==> flow/design.v <==
module b58_cliky
	(
		CLOCK_50,						 
    KEY,
    SW,
    HEX0, HEX1, HEX2, HEX3, HEX4, HEX5, HEX6, HEX7,
		PLOT_X,
		PLOT_Y,
		PLOT_COLOUR,
		PLOT_EN
	);
	input			CLOCK_50;				 
	input   [9:0]   SW;
	input   [3:0]   KEY;
    output 	[6:0]   HEX0, HEX1, HEX2, HEX3, HEX4, HEX5, HEX6, HEX7;
	output	[7:0]	PLOT_X;
	output	[7:0]	PLOT_Y;
	output	[2:0]	PLOT_COLOUR;
	output			PLOT_EN;
   wire resetn;
   assign resetn = SW[0];
	wire [2:0] colour;
	wire [7:0] x;
        wire [7:0] y;
	wire writeEn;
	assign PLOT_X = x;
	assign PLOT_Y = y;
	assign PLOT_COLOUR = colour;
	assign PLOT_EN = writeEn;
   wire [2:0] next_square, curr_square;
   wire [6:0] next_colour;
   wire [2:0] curr_colour;
   wire [3:0] next_mode, curr_mode;
   wire [15:0] score, high_score;
   wire [3:0] lives;
   wire times_up, have_pressed, correct_answer;
   wire [9:0] squares_drawn;
   wire [19:0] current_state, next_state;
   wire [4:0] pressed_key;
   top_clicky top(
   		.clk(CLOCK_50),
   		.resetn(resetn),
   		.restart(SW[9]),
   		.key1(~KEY[3]), .key2(~KEY[2]), .key3(~KEY[1]), .key4(~KEY[0]),
   		.next_square(next_square), 
		.curr_square(curr_square),
   		.next_colour(next_colour), 
   		.curr_colour(curr_colour),
   		.next_mode(next_mode), 
   		.curr_mode(curr_mode),
   		.score(score),
  		.high_score(high_score),
  		.lives(lives),
  		.x(x), 
  		.y(y),  
  		.colour(colour),  
  		.times_up(times_up), 
  		.have_pressed(have_pressed), 
  		.correct_answer(correct_answer),
  		.squares_drawn(squares_drawn),
   		.current_state(current_state), 
   		.next_state(next_state),
   		.pressed_key(pressed_key),
   		.plot(writeEn)  
   		);
      hex_display score_1(
        .IN(score[3:0]),
        .OUT(HEX0)
      );
      hex_display score_2(
        .IN(score[7:4]),
        .OUT(HEX1)
      );
	hex_display high_score_1(
        .IN(high_score[3:0]),
        .OUT(HEX6)
      );
	hex_display high_score_2(
        .IN(high_score[7:4]),
        .OUT(HEX7)
      );
      hex_display lives_count(
        .IN(lives),
        .OUT(HEX4)
      );
	assign HEX5 = 7'b1000111;
	assign HEX3 = 7'b0010010;
	assign HEX2 = 7'b1000110;
endmodule
module hex_display(IN, OUT);
   input [3:0] IN;
	 output reg [6:0] OUT;
	 always @(*)
	 begin
		case(IN[3:0])
			4'b0000: OUT = 7'b1000000;
			4'b0001: OUT = 7'b1111001;
			4'b0010: OUT = 7'b0100100;
			4'b0011: OUT = 7'b0110000;
			4'b0100: OUT = 7'b0011001;
			4'b0101: OUT = 7'b0010010;
			4'b0110: OUT = 7'b0000010;
			4'b0111: OUT = 7'b1111000;
			4'b1000: OUT = 7'b0000000;
			4'b1001: OUT = 7'b0011000;
			4'b1010: OUT = 7'b0001000;
			4'b1011: OUT = 7'b0000011;
			4'b1100: OUT = 7'b1000110;
			4'b1101: OUT = 7'b0100001;
			4'b1110: OUT = 7'b0000110;
			4'b1111: OUT = 7'b0001110;
			default: OUT = 7'b0111111;
		endcase
	end
endmodule
 module top_clicky(
   input clk, resetn, restart,
   input key1, key2, key3, key4,
   output wire [2:0] next_square, curr_square,
   output wire [6:0] next_colour, 
   output wire [2:0] curr_colour,
   output wire [3:0] next_mode,
   output wire [3:0] curr_mode,
   output wire [15:0] score,
   output wire [15:0] high_score,
   output wire [3:0] lives,
   output wire [7:0] x, y,
   output wire [2:0] colour,
   output wire times_up, have_pressed, correct_answer,
   output wire [9:0] squares_drawn,
   output wire [19:0] current_state, next_state,
   output wire [4:0] pressed_key,
   output wire plot
   );
    wire [4:0] ld_w_square;
    wire ld_next_square;
    wire update;
    wire reset, set_answer, drawing_bar;
    clicky_datapath d0(
      .clk(clk),
      .resetn(resetn),
      .start(1'd1),
      .reset(reset),
      .ld_w_square(ld_w_square),
      .ld_next_square(ld_next_square),
      .plot(plot),
      .pressed_key(pressed_key),
      .update(update),
      .set_answer(set_answer),
      .drawing_bar(drawing_bar),
      .times_up(times_up),
      .have_pressed(have_pressed), 
      .correct_answer(correct_answer),
      .squares_drawn(squares_drawn),
      .out_x(x),
      .out_y(y),
      .colour(colour),
      .score(score),
      .high_score(high_score),
      .lives(lives),
      .next_square(next_square),
      .next_colour(next_colour),
      .curr_colour(curr_colour),
      .curr_square(curr_square),
      .next_mode(next_mode),
      .curr_mode(curr_mode)
    );
    clicky_control c0(
      .resetn(resetn),
      .start(1'd1),
      .restart(restart),
      .times_up(times_up),
      .clk(clk),
      .key1(key1), 
      .key2(key2), 
      .key3(key3), 
      .key4(key4),
      .have_pressed(have_pressed), 
      .correct_answer(correct_answer),
      .squares_drawn(squares_drawn),
      .lives(lives), 
      .score(score),
      .ld_w_square(ld_w_square),
      .ld_next_square(ld_next_square),
      .plot(plot),
      .pressed_key(pressed_key),
      .update(update),
      .current_state(current_state), 
      .next_state(next_state),
      .reset(reset),
      .set_answer(set_answer),
      .drawing_bar(drawing_bar)
    );
endmodule
module clicky_control(
    input resetn,
    input start, 
    input restart,
    input times_up,
    input clk,
    input key1, key2, key3, key4,
    input have_pressed, correct_answer,
    input [9:0] squares_drawn,
    input [3:0] lives, 
    input [15:0] score,
    output reg [4:0] ld_w_square,
    output reg ld_next_square,
    output reg plot,
    output reg [4:0] pressed_key,
    output reg update,
    output reg [19:0] current_state, next_state,
    output reg reset,
    output reg set_answer,
    output reg drawing_bar
    );
    localparam
    START		           = 20'd1,
    LOAD_W_SQUARE_1		    =	20'd2,
    DRAW_W_SQUARE_1		    =	20'd3,
    DRAW_W_SQUARE_1_WAIT	    =	20'd4,
    LOAD_W_SQUARE_2		    =	20'd5,
    DRAW_W_SQUARE_2		    =	20'd6,
    DRAW_W_SQUARE_2_WAIT	    =	20'd7,
    LOAD_W_SQUARE_3		    =	20'd8,
    DRAW_W_SQUARE_3		    =	20'd9,
    DRAW_W_SQUARE_3_WAIT	    =	20'd10,
    LOAD_W_SQUARE_4		    =  20'd11,
    DRAW_W_SQUARE_4		    =  20'd12,
    DRAW_W_SQUARE_4_WAIT	    =	20'd13,
    LOAD_NEXT_SQUARE		    =  20'd14,
    DRAW_NEXT_SQUARE		    =	20'd15,
    DRAW_NEXT_SQUARE_WAIT	    =	20'd16,
    LOAD_LEFT_BAR           =    20'd30,
    DRAW_LEFT_BAR           =    20'd31,
    DRAW_LEFT_BAR_WAIT      =    20'd32,
    LOAD_RIGHT_BAR          =    20'd33,
    DRAW_RIGHT_BAR          =    20'd34,
    DRAW_RIGHT_BAR_WAIT     =    20'd35,
    WAIT_ANSWER		    =	20'd17,
    PRESSED_KEY_1_WAIT	    =	20'd19,
    PRESSED_KEY_2_WAIT	    =	20'd21,
    PRESSED_KEY_3_WAIT	    =	20'd23,
    PRESSED_KEY_4_WAIT	    =	20'd25,
    TIMES_UP			    =	20'd26,
    UPDATE_SCORE		    =	20'd27,
    RESTART			   	    =	20'd28,
    RESTART_WAIT	        =   20'd29,
	UPDATE_SCORE_WAIT		=   20'd36;
    always@(*)
    begin: state_table 
            case (current_state)
              START: next_state = start ? LOAD_W_SQUARE_1 : START;
              LOAD_W_SQUARE_1: next_state = DRAW_W_SQUARE_1;
              DRAW_W_SQUARE_1: next_state = (squares_drawn < 10'd256) ? DRAW_W_SQUARE_1 : DRAW_W_SQUARE_1_WAIT;
              DRAW_W_SQUARE_1_WAIT: next_state = LOAD_W_SQUARE_2;
              LOAD_W_SQUARE_2: next_state = DRAW_W_SQUARE_2;
              DRAW_W_SQUARE_2: next_state = (squares_drawn < 10'd256) ? DRAW_W_SQUARE_2 : DRAW_W_SQUARE_2_WAIT;
              DRAW_W_SQUARE_2_WAIT: next_state = LOAD_W_SQUARE_3;
              LOAD_W_SQUARE_3: next_state = DRAW_W_SQUARE_3;
              DRAW_W_SQUARE_3: next_state = (squares_drawn < 10'd256) ? DRAW_W_SQUARE_3 : DRAW_W_SQUARE_3_WAIT;
              DRAW_W_SQUARE_3_WAIT: next_state = LOAD_W_SQUARE_4;
              LOAD_W_SQUARE_4: next_state = DRAW_W_SQUARE_4;
              DRAW_W_SQUARE_4: next_state = (squares_drawn < 10'd256) ? DRAW_W_SQUARE_4 : DRAW_W_SQUARE_4_WAIT;
              DRAW_W_SQUARE_4_WAIT: next_state = LOAD_NEXT_SQUARE;
              LOAD_NEXT_SQUARE: next_state = DRAW_NEXT_SQUARE;
              DRAW_NEXT_SQUARE: next_state = (squares_drawn < 10'd256) ? DRAW_NEXT_SQUARE : DRAW_NEXT_SQUARE_WAIT;
              DRAW_NEXT_SQUARE_WAIT: next_state = LOAD_LEFT_BAR;
              LOAD_LEFT_BAR: next_state = DRAW_LEFT_BAR;
              DRAW_LEFT_BAR: next_state = (squares_drawn < 10'd480) ? DRAW_LEFT_BAR : DRAW_LEFT_BAR_WAIT;
              DRAW_LEFT_BAR_WAIT: next_state = LOAD_RIGHT_BAR;
              LOAD_RIGHT_BAR: next_state = DRAW_RIGHT_BAR;
              DRAW_RIGHT_BAR: next_state = (squares_drawn < 10'd480) ? DRAW_RIGHT_BAR : DRAW_RIGHT_BAR_WAIT;
              DRAW_RIGHT_BAR_WAIT: next_state = WAIT_ANSWER;
              WAIT_ANSWER:
                    begin
		              if (times_up == 1'b1)
                            next_state = TIMES_UP;
                      else if ((key1 == 1'b1) && (have_pressed == 1'b0))
                        	next_state = PRESSED_KEY_1_WAIT;
                      else if ((key2 == 1'b1) && (have_pressed == 1'b0))
                        	next_state = PRESSED_KEY_2_WAIT;
                      else if ((key3 == 1'b1) && (have_pressed == 1'b0))
                        	next_state = PRESSED_KEY_3_WAIT;
                      else if ((key4 == 1'b1) && (have_pressed == 1'b0))
                        	next_state = PRESSED_KEY_4_WAIT;
                      else
                        	next_state = WAIT_ANSWER;	
                    end
		    PRESSED_KEY_1_WAIT:
			begin
				if ((times_up == 1'b0) && (key1 == 1'b0))
					next_state = WAIT_ANSWER;
				else if (times_up == 1'b1)
					next_state = TIMES_UP;
				else
					next_state = PRESSED_KEY_1_WAIT;
			end
            PRESSED_KEY_2_WAIT:
			begin
				if ((times_up == 1'b0) && (key2 == 1'b0))
					next_state = WAIT_ANSWER;
				else if (times_up == 1'b1)
					next_state = TIMES_UP;
				else
					next_state = PRESSED_KEY_2_WAIT;
			end
            PRESSED_KEY_3_WAIT:
			begin
				if ((times_up == 1'b0) && (key3 == 1'b0))
					next_state = WAIT_ANSWER;
				else if (times_up == 1'b1)
					next_state = TIMES_UP;
				else
					next_state = PRESSED_KEY_3_WAIT;
			end
            PRESSED_KEY_4_WAIT:
			begin
				if ((times_up == 1'b0) && (key4 == 1'b0))
					next_state = WAIT_ANSWER;
				else if (times_up == 1'b1)
					next_state = TIMES_UP;
				else
					next_state = PRESSED_KEY_4_WAIT;
			end
                TIMES_UP: next_state = UPDATE_SCORE;
                UPDATE_SCORE: next_state = UPDATE_SCORE_WAIT;
					 UPDATE_SCORE_WAIT: next_state = (lives != 4'd0) ? LOAD_W_SQUARE_1 : RESTART;
                RESTART: next_state = restart ? RESTART_WAIT : RESTART;
                RESTART_WAIT: next_state = restart ? RESTART_WAIT : START;
            default:     next_state = START;
        endcase
    end
    always @(*)
    begin: enable_signals
	    set_answer = 1'b0;
      	reset = 1'b0;
      	ld_w_square = 5'd0;
		ld_next_square = 1'b0;
      	plot = 1'b0;
		pressed_key = 5'd0;
		update = 1'b0;
		drawing_bar = 1'b0;
        case (current_state)
           START:
             	begin
                reset = 1'b1;
                end
           LOAD_W_SQUARE_1: 
                begin
                set_answer = 1'b1;
                ld_w_square = 5'd1;
                end
           LOAD_W_SQUARE_2: 
                begin
                ld_w_square = 5'd2;
                end
           LOAD_W_SQUARE_3: 
                begin
                ld_w_square = 5'd3;
                end
           LOAD_W_SQUARE_4: 
                begin
                ld_w_square = 5'd4;
                end
           LOAD_NEXT_SQUARE: 
                begin
                ld_next_square = 1'b1;
                end
           LOAD_LEFT_BAR:
                begin
                ld_w_square = 5'd5;
                end
           LOAD_RIGHT_BAR:
                begin
                ld_w_square = 5'd6;
                end
           DRAW_W_SQUARE_1:
             	begin
                plot = 1'b1;
                end
           DRAW_W_SQUARE_2:
             	begin
                plot = 1'b1;
                end
           DRAW_W_SQUARE_3:
             	begin
                plot = 1'b1;
                end
           DRAW_W_SQUARE_4:
             	begin
                plot = 1'b1;
                end
           DRAW_NEXT_SQUARE:
             	begin
                plot = 1'b1;
                end
           DRAW_LEFT_BAR:
             	begin
                plot = 1'b1;
                drawing_bar = 1'b1;
                end
           DRAW_RIGHT_BAR:
             	begin
                plot = 1'b1;
                drawing_bar = 1'b1;
                end
           PRESSED_KEY_1_WAIT:
                begin
                pressed_key = 5'd1;
                end
           PRESSED_KEY_2_WAIT:
                begin
                pressed_key = 5'd2;
                end
           PRESSED_KEY_3_WAIT:
                begin
                pressed_key = 5'd3;
                end
           PRESSED_KEY_4_WAIT:
           	    begin
                pressed_key = 5'd4;
                end
           UPDATE_SCORE:
             	begin
                update = 1'b1;
                end
        endcase
    end 
    always@(posedge clk)
    begin: state_FFs
      if(!resetn || !start)
            current_state <= START;
        else
            current_state <= next_state;
    end 
endmodule
module clicky_datapath(
   input clk,
   input resetn,
   input start,
   input reset,
   input [4:0] ld_w_square,
   input ld_next_square,
   input plot,
   input [4:0] pressed_key,
   input update,
   input set_answer,
   input drawing_bar,
   output times_up,
   output reg have_pressed, correct_answer,
   output reg [9:0] squares_drawn,  
   output reg [7:0] out_x, out_y,
   output reg [2:0] colour, 
   output reg [15:0] score,
   output reg [15:0] high_score,
   output reg [3:0] lives,  
   output reg [2:0] next_square,
   output reg [6:0] next_colour,
   output reg [2:0] curr_colour,
   output reg [2:0] curr_square,
   output reg [3:0] next_mode,
   output reg [3:0] curr_mode
    );
    localparam
    w_square_1_x		=	8'd30,
    w_square_1_y		=	8'd52,
    w_square_2_x		=	8'd60,
    w_square_2_y		=	8'd52,
    w_square_3_x		=	8'd90,
    w_square_3_y		=	8'd52,
    w_square_4_x		=	8'd120,
    w_square_4_y		=	8'd52,
    left_bar_x          =   8'd0,
    right_bar_x         =   8'd156,
    bar_y               =   8'd0,
    black			=      3'b000,
    blue			=      3'b001,
    green			=      3'b010,
    cyan			=      3'b011,
    red			    =	   3'b100,
    pink			=      3'b101,
    yellow			=	   3'b110,
    white		    =	   3'b111;
    reg [17:0] max_count;
    reg inc_life, dec_life, inc_speed, dec_speed, inc_score, dec_score;
   rate_divider rate_div(
   			.clk(clk), 
   			.resetn(resetn),
   			.reset(reset), 
   			.max_count(max_count),
   		    .enable(times_up)
   		    );
   reg [7:0] x,y;
   reg [2:0] c;  
   reg [9:0] ct;
   wire [3:0] x_add = ct[3:0];
   wire [3:0] y_add = ct[7:4];
   wire [1:0] x_add_bar = ct[1:0];
   wire [7:0] y_add_bar = ct[9:2];
   always @(posedge clk)
   begin
		if (next_square >= 3'd4)
		    next_square <= 3'd0;
		else
		    next_square <= next_square + 3'd1;
		if (next_colour >= 7'd100)
		    next_colour <= 7'd0;
		else
		    next_colour <= next_colour + 7'd1;
		if (next_mode >= 4'd10)
		    next_mode <= 4'd0;
		else
		    next_mode <= next_mode + 7'd1;
       if (set_answer == 1'b1)
           correct_answer <= 1'b0;
        if (reset == 1'b1)
        begin
        x <= 8'd0;
        y <= 8'd0;
        c <= 3'd0;
        inc_speed <= 0;
        dec_speed <= 0;
        inc_life <= 0;
		  dec_life <= 0;
		  inc_score <= 0;
		  dec_score <= 0;
        have_pressed <= 1'd0;
        lives <= 4'd3;
        score <= 16'd0;
		  max_count <= 18'd18_000;
		  curr_mode <= 0;
        end
        if (update == 1'b1)
        begin
					 if (inc_speed)
    	            max_count <= max_count - (18'd1_000);
                if (dec_speed)
                    max_count <= max_count + (18'd1_000);
                if (inc_score)
					     begin
                    score <= score + 1;
						  if (high_score <= score+1)
								high_score <= score +1;
						  end
                if (dec_score)
                    score <= score - 1;
                if (inc_life)
                    lives <= lives + 1;
                if ((dec_life) & (lives != 0)) 
                    lives <= lives - 1;
					 if ((have_pressed == 1'b0) && ((curr_colour == 3'd0) || (curr_colour == 3'd1)) && (lives != 3'd0))
					     lives <= lives -1;
		    if (curr_mode == 4'd0)      
		    begin
		        if (next_mode == 4'd1)   
		            curr_mode <= 4'd1;
		    end
		    else if (curr_mode == 4'd3)  
		        curr_mode <= 4'd0;
		    else                         
		        curr_mode <= curr_mode + 4'd1;
        end
        if (pressed_key == 5'd1)
            begin
            inc_speed <= 0;
            dec_speed <= 0;
            inc_life <= 0;
            dec_life <= 0;
            inc_score <= 0;
            dec_score <= 0;
            if (curr_mode == 4'd0)
            begin
                if (curr_colour == 3'd4 && curr_square == 3'd1)
                begin
                	inc_speed <= 1'b1;
                end
                else if (curr_colour == 3'd3 && curr_square == 3'd1)
                begin
                        dec_speed <= 1'b1;
                end
                else if (curr_colour == 3'd2 && curr_square == 3'd1)
                begin
                        inc_life <= 1'b1;
                end
                else if (curr_colour == 3'd1)
                begin
                    if (curr_square == 3'd1)
                        inc_score <= 1'b1;
                    else
                        dec_life <= 1'b1;
                end
                else if (curr_colour == 3'd0)
                begin
                    if (curr_square != 3'd1)
                        inc_score <= 1'b1;
                    else
                        dec_life <= 1'b1;
                end
            end
         	else
         	begin
                if (curr_colour == 3'd4 && curr_square == 3'd1)
                begin
                    dec_speed <= 1'b1;
                end
                else if (curr_colour == 3'd3 && curr_square == 3'd1)
                begin
                    inc_speed <= 1'b1;
                end
                else if (curr_colour == 3'd2 && curr_square == 3'd1)
                begin
                     dec_life <= 1'b1;
                end
                else if (curr_colour == 3'd0)
                begin
                    if (curr_square == 3'd1)
                        inc_score <= 1'b1;
                    else
                        dec_life <= 1'b1;
                end
                else if (curr_colour == 3'd1)
                begin
                    if (curr_square != 3'd1)
                        inc_score <= 1'b1;
                    else
                        dec_life <= 1'b1;
                end
         	end    
            have_pressed <= 1'b1;
            end
        if (pressed_key == 5'd2)
            begin
            inc_speed <= 0;
            dec_speed <= 0;
            inc_life <= 0;
            dec_life <= 0;
            inc_score <= 0;
            dec_score <= 0;
            if (curr_mode == 4'd0)
            begin
                if (curr_colour == 3'd4 && curr_square == 3'd2)
                begin
                	inc_speed <= 1'b1;
                end
                else if (curr_colour == 3'd3 && curr_square == 3'd2)
                begin
                        dec_speed <= 1'b1;
                end
                else if (curr_colour == 3'd2 && curr_square == 3'd2)
                begin
                        inc_life <= 1'b1;
                end
                else if (curr_colour == 3'd1)
                begin
                    if (curr_square == 3'd2)
                        inc_score <= 1'b1;
                    else
                        dec_life <= 1'b1;
                end
                else if (curr_colour == 3'd0)
                begin
                    if (curr_square != 3'd2)
                        inc_score <= 1'b1;
                    else
                        dec_life <= 1'b1;
                end
            end
         	else
         	begin
                if (curr_colour == 3'd4 && curr_square == 3'd2)
                begin
                    dec_speed <= 1'b1;
                end
                else if (curr_colour == 3'd3 && curr_square == 3'd2)
                begin
                    inc_speed <= 1'b1;
                end
                else if (curr_colour == 3'd2 && curr_square == 3'd2)
                begin
                     dec_life <= 1'b1;
                end
                else if (curr_colour == 3'd0)
                begin
                    if (curr_square == 3'd2)
                        inc_score <= 1'b1;
                    else
                        dec_life <= 1'b1;
                end
                else if (curr_colour == 3'd1)
                begin
                    if (curr_square != 3'd2)
                        inc_score <= 1'b1;
                    else
                        dec_life <= 1'b1;
                end
         	end    
            have_pressed <= 1'b1;
            end
        if (pressed_key == 5'd3)
            begin
            inc_speed <= 0;
            dec_speed <= 0;
            inc_life <= 0;
            dec_life <= 0;
            inc_score <= 0;
            dec_score <= 0;
            if (curr_mode == 4'd0)
            begin
                if (curr_colour == 3'd4 && curr_square == 3'd3)
                begin
                	inc_speed <= 1'b1;
                end
                else if (curr_colour == 3'd3 && curr_square == 3'd3)
                begin
                        dec_speed <= 1'b1;
                end
                else if (curr_colour == 3'd2 && curr_square == 3'd3)
                begin
                        inc_life <= 1'b1;
                end
                else if (curr_colour == 3'd1)
                begin
                    if (curr_square == 3'd3)
                        inc_score <= 1'b1;
                    else
                        dec_life <= 1'b1;
                end
                else if (curr_colour == 3'd0)
                begin
                    if (curr_square != 3'd3)
                        inc_score <= 1'b1;
                    else
                        dec_life <= 1'b1;
                end
            end
         	else
         	begin
                if (curr_colour == 3'd4 && curr_square == 3'd3)
                begin
                    dec_speed <= 1'b1;
                end
                else if (curr_colour == 3'd3 && curr_square == 3'd3)
                begin
                    inc_speed <= 1'b1;
                end
                else if (curr_colour == 3'd2 && curr_square == 3'd3)
                begin
                     dec_life <= 1'b1;
                end
                else if (curr_colour == 3'd0)
                begin
                    if (curr_square == 3'd3)
                        inc_score <= 1'b1;
                    else
                        dec_life <= 1'b1;
                end
                else if (curr_colour == 3'd1)
                begin
                    if (curr_square != 3'd3)
                        inc_score <= 1'b1;
                    else
                        dec_life <= 1'b1;
                end
         	end    
            have_pressed <= 1'b1;
            end
        if (pressed_key == 5'd4)
            begin
            inc_speed <= 0;
            dec_speed <= 0;
            inc_life <= 0;
            dec_life <= 0;
            inc_score <= 0;
            dec_score <= 0;
            if (curr_mode == 4'd0)
            begin
                if (curr_colour == 3'd4 && curr_square == 3'd4)
                begin
                	inc_speed <= 1'b1;
                end
                else if (curr_colour == 3'd3 && curr_square == 3'd4)
                begin
                        dec_speed <= 1'b1;
                end
                else if (curr_colour == 3'd2 && curr_square == 3'd4)
                begin
                        inc_life <= 1'b1;
                end
                else if (curr_colour == 3'd1)
                begin
                    if (curr_square == 3'd4)
                        inc_score <= 1'b1;
                    else
                        dec_life <= 1'b1;
                end
                else if (curr_colour == 3'd0)
                begin
                    if (curr_square != 3'd4)
                        inc_score <= 1'b1;
                    else
                        dec_life <= 1'b1;
                end
            end
         	else
         	begin
                if (curr_colour == 3'd4 && curr_square == 3'd4)
                begin
                    dec_speed <= 1'b1;
                end
                else if (curr_colour == 3'd3 && curr_square == 3'd4)
                begin
                    inc_speed <= 1'b1;
                end
                else if (curr_colour == 3'd2 && curr_square == 3'd4)
                begin
                     dec_life <= 1'b1;
                end
                else if (curr_colour == 3'd0)
                begin
                    if (curr_square == 3'd4)
                        inc_score <= 1'b1;
                    else
                        dec_life <= 1'b1;
                end
                else if (curr_colour == 3'd1)
                begin
                    if (curr_square != 3'd4)
                        inc_score <= 1'b1;
                    else
                        dec_life <= 1'b1;
                end
         	end    
            have_pressed <= 1'b1;
            end
        if (ld_w_square == 5'd1)
        begin
		      have_pressed <= 1'd0;
            x <= w_square_1_x;
            y <= w_square_1_y;
            c <= white;
				inc_speed <= 0;
            dec_speed <= 0;
            inc_life <= 0;
            dec_life <= 0;
            inc_score <= 0;
            dec_score <= 0;
        end
        else if (ld_w_square == 5'd2)
        begin
            x <= w_square_2_x;
            y <= w_square_2_y;
            c <= white;
        end
        else if (ld_w_square == 5'd3)
        begin
            x <= w_square_3_x;
            y <= w_square_3_y;
            c <= white;
        end
        else if (ld_w_square == 5'd4)
        begin
            x <= w_square_4_x;
            y <= w_square_4_y;
            c <= white;
        end
        else if (ld_w_square == 5'd5)
        begin
            x <= left_bar_x;
            y <= bar_y;
            if (curr_mode == 4'd0)
                c <= black;
            else
                c <= red;
        end
        else if (ld_w_square == 5'd6)
        begin
            x <= right_bar_x;
            y <= bar_y;
            if (curr_mode == 4'd0)
                c <= black;
            else
                c <= red;
        end
       if (ld_next_square == 1'b1)
       begin
	    if (score%5 == 4)
	    begin
	        max_count <= max_count - (18'd1_000);
	    end
	    if (next_colour >= 7'd0 && next_colour <= 7'd44)
	    begin
	            c <= red;
                curr_colour <= 3'd1;
        end
	    else if (next_colour >= 7'd45 && next_colour <= 7'd89)
	    begin
	            c <= yellow;
                curr_colour <= 3'd0;
        end
	    else if (next_colour >= 7'd90 && next_colour <= 7'd94)
	    begin
	            c <= green;
                curr_colour <= 3'd2;
        end
	    else if (next_colour >= 7'd95 && next_colour <= 7'd97)
	    begin
                c <= pink;
                curr_colour <= 3'd4;
        end
	    else if (next_colour >= 7'd98 && next_colour <= 7'd100)
	    begin
		        c <= cyan;
                curr_colour <= 3'd3;
        end
            if (next_square == 3'd1)
            begin
            	x <= w_square_1_x;
            	y <= w_square_1_y;
              	curr_square <= 3'd1;
            end
            else if (next_square == 3'd2)
            begin
            	x <= w_square_2_x;
            	y <= w_square_2_y;
                curr_square <= 3'd2;
            end
            else if (next_square == 3'd3)
            begin
            	x <= w_square_3_x;
            	y <= w_square_3_y;
                curr_square <= 3'd3;
            end
            else if (next_square == 3'd4)
            begin
            	x <= w_square_4_x;
            	y <= w_square_4_y;
                curr_square <= 3'd4;
            end
        end
        if (plot == 1'b0)
            ct <= 0;
        else if (ct == 10'd1023)
            begin
            ct <= 0;
            end
        else if (plot == 1'b1)
            ct <= ct + 1'b1;
        else
            ct <= ct;
        if (plot == 1'b0) 
        begin
            out_x <= 8'b0000_0000;
            out_y <= 8'b0000_0000;
            colour <= 3'b000;
            squares_drawn <= 10'd0;
        end
        else
        begin
            if (drawing_bar == 1'b1)
            begin
                out_x <= x + x_add_bar;
                out_y <= y + y_add_bar;
                colour <= c;
            end
            else
            begin
                out_x <= x + x_add;
                out_y <= y + y_add;
                colour <= c;
            end
            squares_drawn <= squares_drawn + 10'd1;
        end
        if (!resetn)
        begin
            lives <= 4'd3;
            score <= 16'd0;
            have_pressed <= 1'b0;
            correct_answer <= 1'b0;
            next_square <= 3'd1;
            next_colour <= 7'd0;
            squares_drawn <= 10'd0;
            max_count <= 18'd18_000;
            high_score <= 16'd0;
            inc_life <= 0;
            dec_life <= 0;
            inc_speed <= 0;
            dec_speed <= 0;
            inc_score <= 0;
            dec_score <= 0;
            curr_mode <= 0;
            next_mode <= 0;
            curr_colour <= 3'd0;
            curr_square <= 3'd0;
            x <= 8'd0;
            y <= 8'd0;
            c <= 3'd0;
            ct <= 10'd0;
            out_x <= 8'd0;
            out_y <= 8'd0;
            colour <= 3'd0;
        end
    end
endmodule
module rate_divider(
  	input clk,
  	input resetn,
	input reset,
  	input [17:0] max_count, 
  	output reg enable
    );
  	reg [17:0] ct;
    always @(posedge clk)
    begin
		  if (!resetn)
		  begin
		      ct <= 18'd0;
				enable <= 1'b0;
		  end
		  else if (reset)
		  begin
		      ct <= max_count - 1;
				enable <= 1'b0;
		  end
        else if (ct > 0)
        begin
            ct <= ct - 18'd1;
      		enable <= 1'b0;
        end
        else
        begin
            ct <= max_count;
          	enable <= 1'b1;
        end
    end
endmodule
Hand-over note for b58_cliky

Step by step through the tools: b58_cliky
Each step is given for the RTL above and for the edited RTL.
"orig" refers to lines of the RTL above, "edited" to lines of the edited file.
"delta" is "edited" less "orig", of the values as shown.
Operators carry their Yosys type and port widths (W data, S select, Z words).
Library cell names are shortened.
{"block": "setup", "design": "b58_cliky", "clock_port": "CLOCK_50", "cell_library": "sky130hd", "corner": "tt_025C_1v80"}

The edit
Unified diff, file above to edited file.
A script made this edit; it was not meant as an optimisation.
begin of diff
@@ -270,5 +270,5 @@
               DRAW_LEFT_BAR_WAIT: next_state = LOAD_RIGHT_BAR;
               LOAD_RIGHT_BAR: next_state = DRAW_RIGHT_BAR;
-              DRAW_RIGHT_BAR: next_state = (squares_drawn < 10'd480) ? DRAW_RIGHT_BAR : DRAW_RIGHT_BAR_WAIT;
+              DRAW_RIGHT_BAR: next_state = (squares_drawn != 10'd480) ? DRAW_RIGHT_BAR : DRAW_RIGHT_BAR_WAIT;
               DRAW_RIGHT_BAR_WAIT: next_state = WAIT_ANSWER;
               WAIT_ANSWER:
end of diff

Word level
Yosys after proc, flatten, opt, wreduce and memory -nomap, before mapping. Print and check cells are not counted.
Memory sizes are those after Yosys's memory passes, which may raise the word count (mostly to a power of two), join words into wider ones and drop unused or constant bits.
{"block": "op_classes", "element": "div", "orig": 1, "edited": 1, "delta": 0}
{"block": "op_classes", "element": "n_shift", "orig": 0, "edited": 0, "delta": 0}
{"block": "op_classes", "element": "n_logic", "orig": 9, "edited": 9, "delta": 0}
{"block": "op_classes", "element": "eq_ne", "orig": 62, "edited": 63, "delta": 1}
{"block": "op_classes", "element": "n_mul", "orig": 0, "edited": 0, "delta": 0}
{"block": "op_classes", "element": "n_reduce_logical", "orig": 45, "edited": 45, "delta": 0}
{"block": "op_classes", "element": "add_sub_neg", "orig": 17, "edited": 17, "delta": 0}
{"block": "op_classes", "element": "n_cmp", "orig": 17, "edited": 17, "delta": 0}
{"block": "op_classes", "element": "mux", "orig": 270, "edited": 270, "delta": 0}
{"block": "ops", "operator": "$ne A10 B9 Y1 const B", "orig": 0, "edited": 1, "delta": 1}
{"block": "ops", "operator": "$mux W1", "orig": 171, "edited": 171, "delta": 0}
{"block": "ops", "operator": "$mux W4", "orig": 29, "edited": 29, "delta": 0}
{"block": "ops", "operator": "$logic_and A1 B1 Y1", "orig": 27, "edited": 27, "delta": 0}
{"block": "ops", "operator": "$mux W8", "orig": 26, "edited": 26, "delta": 0}
{"block": "ops", "operator": "$mux W3", "orig": 24, "edited": 24, "delta": 0}
{"block": "ops", "operator": "$eq A20 B5 Y1 const B", "orig": 12, "edited": 12, "delta": 0}
{"block": "ops", "operator": "$eq A20 B4 Y1 const B", "orig": 8, "edited": 8, "delta": 0}
{"block": "ops", "operator": "$mux W18", "orig": 8, "edited": 8, "delta": 0}
{"block": "ops", "operator": "$not A1 Y1", "orig": 8, "edited": 8, "delta": 0}
{"block": "ops", "operator": "$eq A3 B2 Y1 const B", "orig": 6, "edited": 6, "delta": 0}
{"block": "ops", "operator": "$eq A20 B6 Y1 const B", "orig": 5, "edited": 5, "delta": 0}
{"block": "ops", "operator": "$reduce_or A2 Y1", "orig": 5, "edited": 5, "delta": 0}
{"block": "ops", "operator": "$eq A20 B3 Y1 const B", "orig": 4, "edited": 4, "delta": 0}
{"block": "ops", "operator": "$eq A5 B2 Y1 const B", "orig": 4, "edited": 4, "delta": 0}
{"block": "ops", "operator": "$eq A5 B3 Y1 const B", "orig": 4, "edited": 4, "delta": 0}
{"block": "ops", "operator": "$ge A7 B7 Y1 const B", "orig": 4, "edited": 4, "delta": 0}
{"block": "ops", "operator": "$le A7 B7 Y1 const B", "orig": 4, "edited": 4, "delta": 0}
{"block": "ops", "operator": "$mux W16", "orig": 4, "edited": 4, "delta": 0}
{"block": "ops", "operator": "$add A4 B1 Y4 const B", "orig": 3, "edited": 3, "delta": 0}
{"block": "ops", "operator": "$eq A3 B1 Y1 const B", "orig": 3, "edited": 3, "delta": 0}
{"block": "ops", "operator": "$eq A3 B3 Y1 const B", "orig": 3, "edited": 3, "delta": 0}
{"block": "ops", "operator": "$mux W5", "orig": 3, "edited": 3, "delta": 0}
{"block": "ops", "operator": "$reduce_and A2 Y1", "orig": 3, "edited": 3, "delta": 0}
{"block": "ops", "operator": "$add A10 B1 Y10 const B", "orig": 2, "edited": 2, "delta": 0}
{"block": "ops", "operator": "$add A8 B4 Y8", "orig": 2, "edited": 2, "delta": 0}
{"block": "ops", "operator": "$eq A20 B2 Y1 const B", "orig": 2, "edited": 2, "delta": 0}
{"block": "ops", "operator": "$eq A5 B1 Y1 const B", "orig": 2, "edited": 2, "delta": 0}
The list need not be complete.
{"block": "word_totals", "element": "out_inout_bits", "orig": 76, "edited": 76, "delta": 0}
{"block": "word_totals", "element": "clocked_rd_ports_x_width", "orig": 47, "edited": 47, "delta": 0}
{"block": "word_totals", "element": "input_bits", "orig": 15, "edited": 15, "delta": 0}
{"block": "word_totals", "element": "reg_bits", "orig": 181, "edited": 181, "delta": 0}
{"block": "word_totals", "element": "ramBits", "orig": 0, "edited": 0, "delta": 0}
{"block": "word_totals", "element": "romBits", "orig": 1328, "edited": 1328, "delta": 0}
{"block": "word_totals", "element": "latchBits", "orig": 0, "edited": 0, "delta": 0}
{"block": "word_totals", "element": "mem_count", "orig": 6, "edited": 6, "delta": 0}
{"block": "word_totals", "element": "word_cells", "orig": 455, "edited": 456, "delta": 1}
{"block": "mem_list", "element": "mem_shapes", "orig": "64x12 r1 w0; 16x7 r1 w0; 16x7 r1 w0; 16x7 r1 w0; 16x7 r1 w0; 16x7 r1 w0", "edited": "64x12 r1 w0; 16x7 r1 w0; 16x7 r1 w0; 16x7 r1 w0; 16x7 r1 w0; 16x7 r1 w0"}

Depth
Depth = most cells in a row (Yosys ltp): at word level without a register or memory, in the mapped netlist without a sequential cell, where the memories' decode and read muxes count.
{"block": "logic_depth", "element": "word_depth", "orig": 15, "edited": 15, "delta": 0}
{"block": "logic_depth", "element": "ABC_AREA", "orig": "0", "edited": "0"}
{"block": "logic_depth", "element": "ltp_mapped", "orig": 50, "edited": 53, "delta": 3}
{"block": "logic_depth", "element": "mapped_depth_nobuf", "orig": 41, "edited": 43, "delta": 2}

Synthesis result
The flow's flattened synthesis, as Yosys stat reports it; memories are mapped. The netlist is that of the ABC_AREA named above (0 if unset); the other value can give another one.
{"block": "by_type", "type": "a21oi_1", "orig": 200, "edited": 171, "delta": -29}
{"block": "by_type", "type": "o21ai_0", "orig": 159, "edited": 132, "delta": -27}
{"block": "by_type", "type": "nor2_1", "orig": 308, "edited": 291, "delta": -17}
{"block": "by_type", "type": "buf_4", "orig": 27, "edited": 44, "delta": 17}
{"block": "by_type", "type": "clkbuf_1", "orig": 113, "edited": 99, "delta": -14}
{"block": "by_type", "type": "mux2i_1", "orig": 47, "edited": 37, "delta": -10}
{"block": "by_type", "type": "a21o_1", "orig": 34, "edited": 24, "delta": -10}
{"block": "by_type", "type": "and3_1", "orig": 32, "edited": 42, "delta": 10}
{"block": "by_type", "type": "nand2b_1", "orig": 29, "edited": 38, "delta": 9}
{"block": "by_type", "type": "or3_1", "orig": 24, "edited": 33, "delta": 9}
{"block": "by_type", "type": "a31oi_1", "orig": 43, "edited": 51, "delta": 8}
{"block": "by_type", "type": "o21a_1", "orig": 15, "edited": 23, "delta": 8}
{"block": "by_type", "type": "inv_1", "orig": 106, "edited": 99, "delta": -7}
{"block": "by_type", "type": "xor2_1", "orig": 42, "edited": 49, "delta": 7}
{"block": "by_type", "type": "a211o_1", "orig": 7, "edited": 14, "delta": 7}
{"block": "by_type", "type": "nor3_1", "orig": 80, "edited": 86, "delta": 6}
{"block": "by_type", "type": "o22ai_1", "orig": 32, "edited": 38, "delta": 6}
{"block": "by_type", "type": "a211oi_1", "orig": 27, "edited": 33, "delta": 6}
The list need not be complete.
{"block": "mapped", "element": "area_um2", "orig": 18994.5, "edited": 19261.0, "delta": 266.5}
{"block": "mapped", "element": "ffs", "orig": 217, "edited": 217, "delta": 0}
{"block": "mapped", "element": "n_buf", "orig": 168, "edited": 176, "delta": 8}
{"block": "mapped", "element": "mapped_cells", "orig": 2625, "edited": 2633, "delta": 8}
{"block": "mapped", "element": "seqArea_um2", "orig": 4344.2, "edited": 4344.2, "delta": 0.0}
By module: a second synthesis without flattening, with its own total; a netlist apart from the flattened one above.
{"block": "hier_totals", "element": "hier_cells", "orig": 2535, "edited": 2549, "delta": 14}
{"block": "hier_totals", "element": "area_unflattened_um2", "orig": 18749.2, "edited": 18700.4, "delta": -48.8}
Each row is one instance without its submodules.
{"block": "by_module_orig", "mod": "clicky_datapath", "instances": 1, "cells": 1911, "seq_area_um2": 2842.7, "area_um2": 13870.8}
{"block": "by_module_orig", "mod": "clicky_control", "instances": 1, "cells": 238, "seq_area_um2": 360.3, "area_um2": 1963.1}
{"block": "by_module_orig", "mod": "rate_divider", "instances": 1, "cells": 183, "seq_area_um2": 380.4, "area_um2": 1392.6}
{"block": "by_module_orig", "mod": "hex_display", "instances": 5, "cells": 35, "seq_area_um2": 0.0, "area_um2": 267.8}
{"block": "by_module_orig", "mod": "b58_cliky", "instances": 1, "cells": 27, "seq_area_um2": 0.0, "area_um2": 180.2}
{"block": "by_module_orig", "mod": "top_clicky", "instances": 1, "cells": 1, "seq_area_um2": 0.0, "area_um2": 3.8}
{"block": "by_module_edited", "mod": "clicky_datapath", "instances": 1, "cells": 1911, "seq_area_um2": 2842.7, "area_um2": 13870.8}
{"block": "by_module_edited", "mod": "clicky_control", "instances": 1, "cells": 252, "seq_area_um2": 360.3, "area_um2": 1914.3}
{"block": "by_module_edited", "mod": "rate_divider", "instances": 1, "cells": 183, "seq_area_um2": 380.4, "area_um2": 1392.6}
{"block": "by_module_edited", "mod": "hex_display", "instances": 5, "cells": 35, "seq_area_um2": 0.0, "area_um2": 267.8}
{"block": "by_module_edited", "mod": "b58_cliky", "instances": 1, "cells": 27, "seq_area_um2": 0.0, "area_um2": 180.2}
{"block": "by_module_edited", "mod": "top_clicky", "instances": 1, "cells": 1, "seq_area_um2": 0.0, "area_um2": 3.8}

Timing after synthesis
Path of least setup slack by OpenSTA after synthesis, without wires, with an ideal clock, recovery checks aside; 20% of the period is set as input and as output delay. Where synthesis merged equal registers, the netlist keeps one of their names.
{"block": "synth_path", "element": "path_type", "orig": "flip-flop to flip-flop", "edited": "flip-flop to flip-flop"}
{"block": "synth_path", "element": "from", "orig": "reg (no name shown)", "edited": "reg (no name shown)"}
{"block": "synth_path", "element": "to", "orig": "reg top.d0.max_count[9]", "edited": "reg top.d0.max_count[5]"}
{"block": "synth_path", "element": "arrival_time_ns", "orig": 10.728, "edited": 10.354, "delta": -0.374}
{"block": "synth_path", "element": "path_delay_ns", "orig": 10.797, "edited": 10.475, "delta": -0.322}
{"block": "synth_path", "element": "n_path_buf", "orig": 6, "edited": 5, "delta": -1}
{"block": "synth_path", "element": "stages", "orig": 47, "edited": 49, "delta": 2}
{"block": "synth_path", "element": "tclk_ns", "orig": 16.0, "edited": 16.0, "delta": 0.0}
{"block": "synth_path", "element": "slack_ns", "orig": 5.203, "edited": 5.526, "delta": 0.323}
{"block": "synth_path", "element": "period_less_setup_slack_ns", "orig": 10.797, "edited": 10.474, "delta": -0.323}
"path_delay_ns" is the arrival time less input delay plus setup time.
"stages" counts driving pins, that of a launching flip-flop among them; a cell with two outputs on the path counts twice.
"period_less_setup_slack_ns" = period - worst setup slack (recovery checks aside). The figure is calculated, with input and output delays left at 20% of the set period.
The rows between start and end are the longest chain of elaborated cells between them; the timing report does not say that the signal goes this way. Where chains are equally long, one stands for them.
Each line given opens the expression or statement behind the cell; cells for indexed reads and writes are added by Yosys, which also makes memories of some case tables.
At most two assigning lines are given for a register; there are more.
{"block": "synth_via_orig", "cell_sequence": "dfxtp_1 buf_2 nor2_2 inv_2 ha_1 nor2b_1 buf_2 a31oi_1 o21ai_1 or4_4 o211a_1 buf_6 o32ai_4 xnor2_1 or4_4 or2_1 o21a_1 or3_1 [... 11 more ...] nor4_2 o21ai_2 xnor2_2 ha_1 o21ai_0 mux2i_1 o21ai_1 nand3_1 nor3_2 mux2_4 buf_2 o21ai_1 o31ai_1 nor4_1 o211ai_1 nor3_4 mux2_2 o21ai_1", "elab_chain_cells": 4, "cone_cells": 4, "classes_between": "div (1); eq/ne (1); mux (2)"}
{"block": "synth_rtl_orig", "element": "from (decl)", "line": 454}
{"block": "synth_rtl_orig", "element": "from (assign)", "line": 541}
{"block": "synth_rtl_orig", "element": "from (assign)", "line": 546}
{"block": "synth_rtl_orig", "element": "$mod A16 B3 Y32", "line": 886}
{"block": "synth_rtl_orig", "element": "$eq A32 B3 Y1", "line": 886}
{"block": "synth_rtl_orig", "element": "$mux W18", "line": 886}
{"block": "synth_rtl_orig", "element": "$mux W18", "line": 884, "source": "if (ld_next_square == 1'b1)"}
{"block": "synth_rtl_orig", "element": "to (assign)", "line": 538, "source": "max_count <= max_count + (18'd1_000);"}
{"block": "synth_rtl_orig", "element": "to (assign)", "line": 888, "source": "max_count <= max_count - (18'd1_000);"}
{"block": "synth_rtl_orig", "element": "to (decl)", "line": 484, "source": "reg [17:0] max_count;"}
{"block": "synth_via_edited", "cell_sequence": "dfxtp_1 nor2_1 inv_2 ha_1 and2b_4 a21oi_2 or3_1 buf_4 o21ai_2 nand3_2 a211o_1 and4b_1 buf_4 a21boi_2 nor2_1 a311o_1 and2_1 buf_4 [... 13 more ...] nor3_2 xnor2_1 ha_1 a21oi_1 a2bb2oi_1 nand4b_2 nor3_4 xnor2_1 ha_1 inv_1 o21ai_1 nand2_1 or3b_1 nand4_1 a211oi_2 o21ai_2 mux2i_1 mux2_2", "elab_chain_cells": 4, "cone_cells": 4, "classes_between": "div (1); eq/ne (1); mux (2)"}
{"block": "synth_rtl_edited", "element": "from (decl)", "line": 454}
{"block": "synth_rtl_edited", "element": "from (assign)", "line": 541}
{"block": "synth_rtl_edited", "element": "from (assign)", "line": 546}
{"block": "synth_rtl_edited", "element": "$mod A16 B3 Y32", "line": 886}
{"block": "synth_rtl_edited", "element": "$eq A32 B3 Y1", "line": 886}
{"block": "synth_rtl_edited", "element": "$mux W18", "line": 886}
{"block": "synth_rtl_edited", "element": "$mux W18", "line": 884, "source": "if (ld_next_square == 1'b1)"}
{"block": "synth_rtl_edited", "element": "to (assign)", "line": 538, "source": "max_count <= max_count + (18'd1_000);"}
{"block": "synth_rtl_edited", "element": "to (assign)", "line": 888, "source": "max_count <= max_count - (18'd1_000);"}
{"block": "synth_rtl_edited", "element": "to (decl)", "line": 484, "source": "reg [17:0] max_count;"}

Timing after layout
From the final timing report of the runs of set A: the path of least setup slack in the routed layout; clock arrival at registers is part of the times.
{"block": "layout_path", "element": "path_type", "orig": "flip-flop to flip-flop", "edited": "flip-flop to flip-flop"}
{"block": "layout_path", "element": "from", "orig": "reg (no name shown)", "edited": "reg (no name shown)"}
{"block": "layout_path", "element": "to", "orig": "reg top.d0.max_count[11]", "edited": "reg top.d0.max_count[5]"}
{"block": "layout_path", "element": "tclk_ns", "orig": 16.0, "edited": 16.0, "delta": 0.0}
{"block": "layout_path", "element": "arrival_time_ns", "orig": 15.17, "edited": 14.89, "delta": -0.28}
{"block": "layout_path", "element": "n_path_buf", "orig": 2, "edited": 1, "delta": -1}
{"block": "layout_path", "element": "stages", "orig": 43, "edited": 45, "delta": 2}
{"block": "layout_path", "element": "slack_ns", "orig": 1.31, "edited": 1.58, "delta": 0.27}
The rows between start and end are the longest chain of elaborated cells between them; the timing report does not say that the signal goes this way. Where chains are equally long, one stands for them.
At most two assigning lines are given for a register; there are more.
{"block": "layout_via_orig", "cell_sequence": "dfxtp_1 nor2_2 inv_2 ha_1 nor2b_1 a31oi_1 o21a_1 a2111oi_0 a311oi_2 o32ai_4 xnor2_1 or4_4 nor2_1 o221ai_1 a31oi_1 nor3_1 a211oi_1 or4_4 [... 7 more ...] and2_1 o21ai_2 xnor2_2 ha_1 o21ai_0 mux2i_1 o21ai_1 nand3_1 nor3_2 mux2_4 o21ai_1 o31ai_1 nor4_1 o211ai_1 nor3_4 buf_4 a221oi_1 a211oi_2", "elab_chain_cells": 4, "cone_cells": 4, "classes_between": "div (1); eq/ne (1); mux (2)"}
{"block": "layout_rtl_orig", "element": "from (decl)", "line": 454}
{"block": "layout_rtl_orig", "element": "from (assign)", "line": 541}
{"block": "layout_rtl_orig", "element": "from (assign)", "line": 546}
{"block": "layout_rtl_orig", "element": "$mod A16 B3 Y32", "line": 886}
{"block": "layout_rtl_orig", "element": "$eq A32 B3 Y1", "line": 886}
{"block": "layout_rtl_orig", "element": "$mux W18", "line": 886}
{"block": "layout_rtl_orig", "element": "$mux W18", "line": 884, "source": "if (ld_next_square == 1'b1)"}
{"block": "layout_rtl_orig", "element": "to (assign)", "line": 538, "source": "max_count <= max_count + (18'd1_000);"}
{"block": "layout_rtl_orig", "element": "to (assign)", "line": 888, "source": "max_count <= max_count - (18'd1_000);"}
{"block": "layout_rtl_orig", "element": "to (decl)", "line": 484, "source": "reg [17:0] max_count;"}
{"block": "layout_via_edited", "cell_sequence": "dfxtp_1 nor2_1 inv_2 ha_1 and2b_4 a21oi_2 nor4_2 nor2_1 o31ai_2 o31ai_1 a21oi_1 o311a_1 nand4bb_1 a22oi_1 nand2_1 o21ai_2 and3_1 o211ai_1 [... 9 more ...] xnor2_1 ha_1 a21oi_1 a2bb2oi_1 nand4b_2 nor3_4 xnor2_1 ha_1 inv_1 o21ai_1 nand4b_1 nor4b_1 a21o_1 a211oi_2 o21ai_2 buf_4 mux2i_1 mux2_2", "elab_chain_cells": 4, "cone_cells": 4, "classes_between": "div (1); eq/ne (1); mux (2)"}
{"block": "layout_rtl_edited", "element": "from (decl)", "line": 454}
{"block": "layout_rtl_edited", "element": "from (assign)", "line": 541}
{"block": "layout_rtl_edited", "element": "from (assign)", "line": 546}
{"block": "layout_rtl_edited", "element": "$mod A16 B3 Y32", "line": 886}
{"block": "layout_rtl_edited", "element": "$eq A32 B3 Y1", "line": 886}
{"block": "layout_rtl_edited", "element": "$mux W18", "line": 886}
{"block": "layout_rtl_edited", "element": "$mux W18", "line": 884, "source": "if (ld_next_square == 1'b1)"}
{"block": "layout_rtl_edited", "element": "to (assign)", "line": 538, "source": "max_count <= max_count + (18'd1_000);"}
{"block": "layout_rtl_edited", "element": "to (assign)", "line": 888, "source": "max_count <= max_count - (18'd1_000);"}
{"block": "layout_rtl_edited", "element": "to (decl)", "line": 484, "source": "reg [17:0] max_count;"}

Layout results
Both versions went through the flow (Yosys, OpenROAD) with the same settings in each pair. Constraints: input delay and output delay 20% of the set period each, output load 0.01 pF.
{"block": "settings_set_A", "CORE_UTILIZATION": 40, "PLACE_DENSITY": 0.6, "period_ns": 16.0, "CAP_MARGIN": 20, "CORE_MARGIN": 2, "SLEW_MARGIN": 20}
{"block": "results_set_A", "element": "ws_hold_ns", "orig": 0.446, "edited": 0.474, "delta": 0.028}
{"block": "results_set_A", "element": "achievedPeriod_ns", "orig": 14.693, "edited": 14.421, "delta": -0.272}
{"block": "results_set_A", "element": "synthArea_um2", "orig": 18994.5, "edited": 19261.0, "delta": 266.5}
{"block": "results_set_A", "element": "worst_setup_slack_ns", "orig": 1.307, "edited": 1.579, "delta": 0.272}
{"block": "results_set_A", "element": "final_die_area_um2", "orig": 49246.3, "edited": 49923.2, "delta": 676.9}
{"block": "results_set_A", "element": "design_power_w", "orig": 0.001449, "edited": 0.001733, "delta": 0.000284}
{"block": "results_set_A", "element": "layout_utilization_frac", "orig": 0.441, "edited": 0.439, "delta": -0.002}
{"block": "results_set_A", "element": "post_route_stdcell_area_um2", "orig": 20612.3, "edited": 20918.8, "delta": 306.5}
{"block": "results_set_A", "element": "setup_tns_ns", "orig": 0.000, "edited": 0.000, "delta": 0.000}
{"block": "settings_set_B", "CELL_PAD_IN_SITES_GLOBAL_PLACEMENT": 2, "CORE_UTILIZATION": 20, "GPL_TIMING_DRIVEN": 1, "PLACE_DENSITY": 0.91, "period_ns": 13.1, "CAP_MARGIN": 20, "CORE_MARGIN": 2, "SLEW_MARGIN": 20}
{"block": "results_set_B", "element": "ws_hold_ns", "orig": 0.449, "edited": 0.465, "delta": 0.016}
{"block": "results_set_B", "element": "achievedPeriod_ns", "orig": 11.949, "edited": 12.070, "delta": 0.121}
{"block": "results_set_B", "element": "synthArea_um2", "orig": 18994.5, "edited": 19261.0, "delta": 266.5}
{"block": "results_set_B", "element": "worst_setup_slack_ns", "orig": 1.151, "edited": 1.030, "delta": -0.121}
{"block": "results_set_B", "element": "final_die_area_um2", "orig": 97453.2, "edited": 98803.3, "delta": 1350.1}
{"block": "results_set_B", "element": "design_power_w", "orig": 0.001893, "edited": 0.002129, "delta": 0.000236}
{"block": "results_set_B", "element": "layout_utilization_frac", "orig": 0.235, "edited": 0.231, "delta": -0.004}
{"block": "results_set_B", "element": "post_route_stdcell_area_um2", "orig": 22242.6, "edited": 21953.6, "delta": -289.0}
{"block": "results_set_B", "element": "setup_tns_ns", "orig": 0.000, "edited": 0.000, "delta": 0.000}
"achievedPeriod_ns" is the run's clock period less its worst setup slack. It is reckoned from that one timing run; input and output delays stay at 20% of the period that was set.
"design_power_w" rests on the timing tool's default activity at the inputs, not on a simulated workload.

End of note.
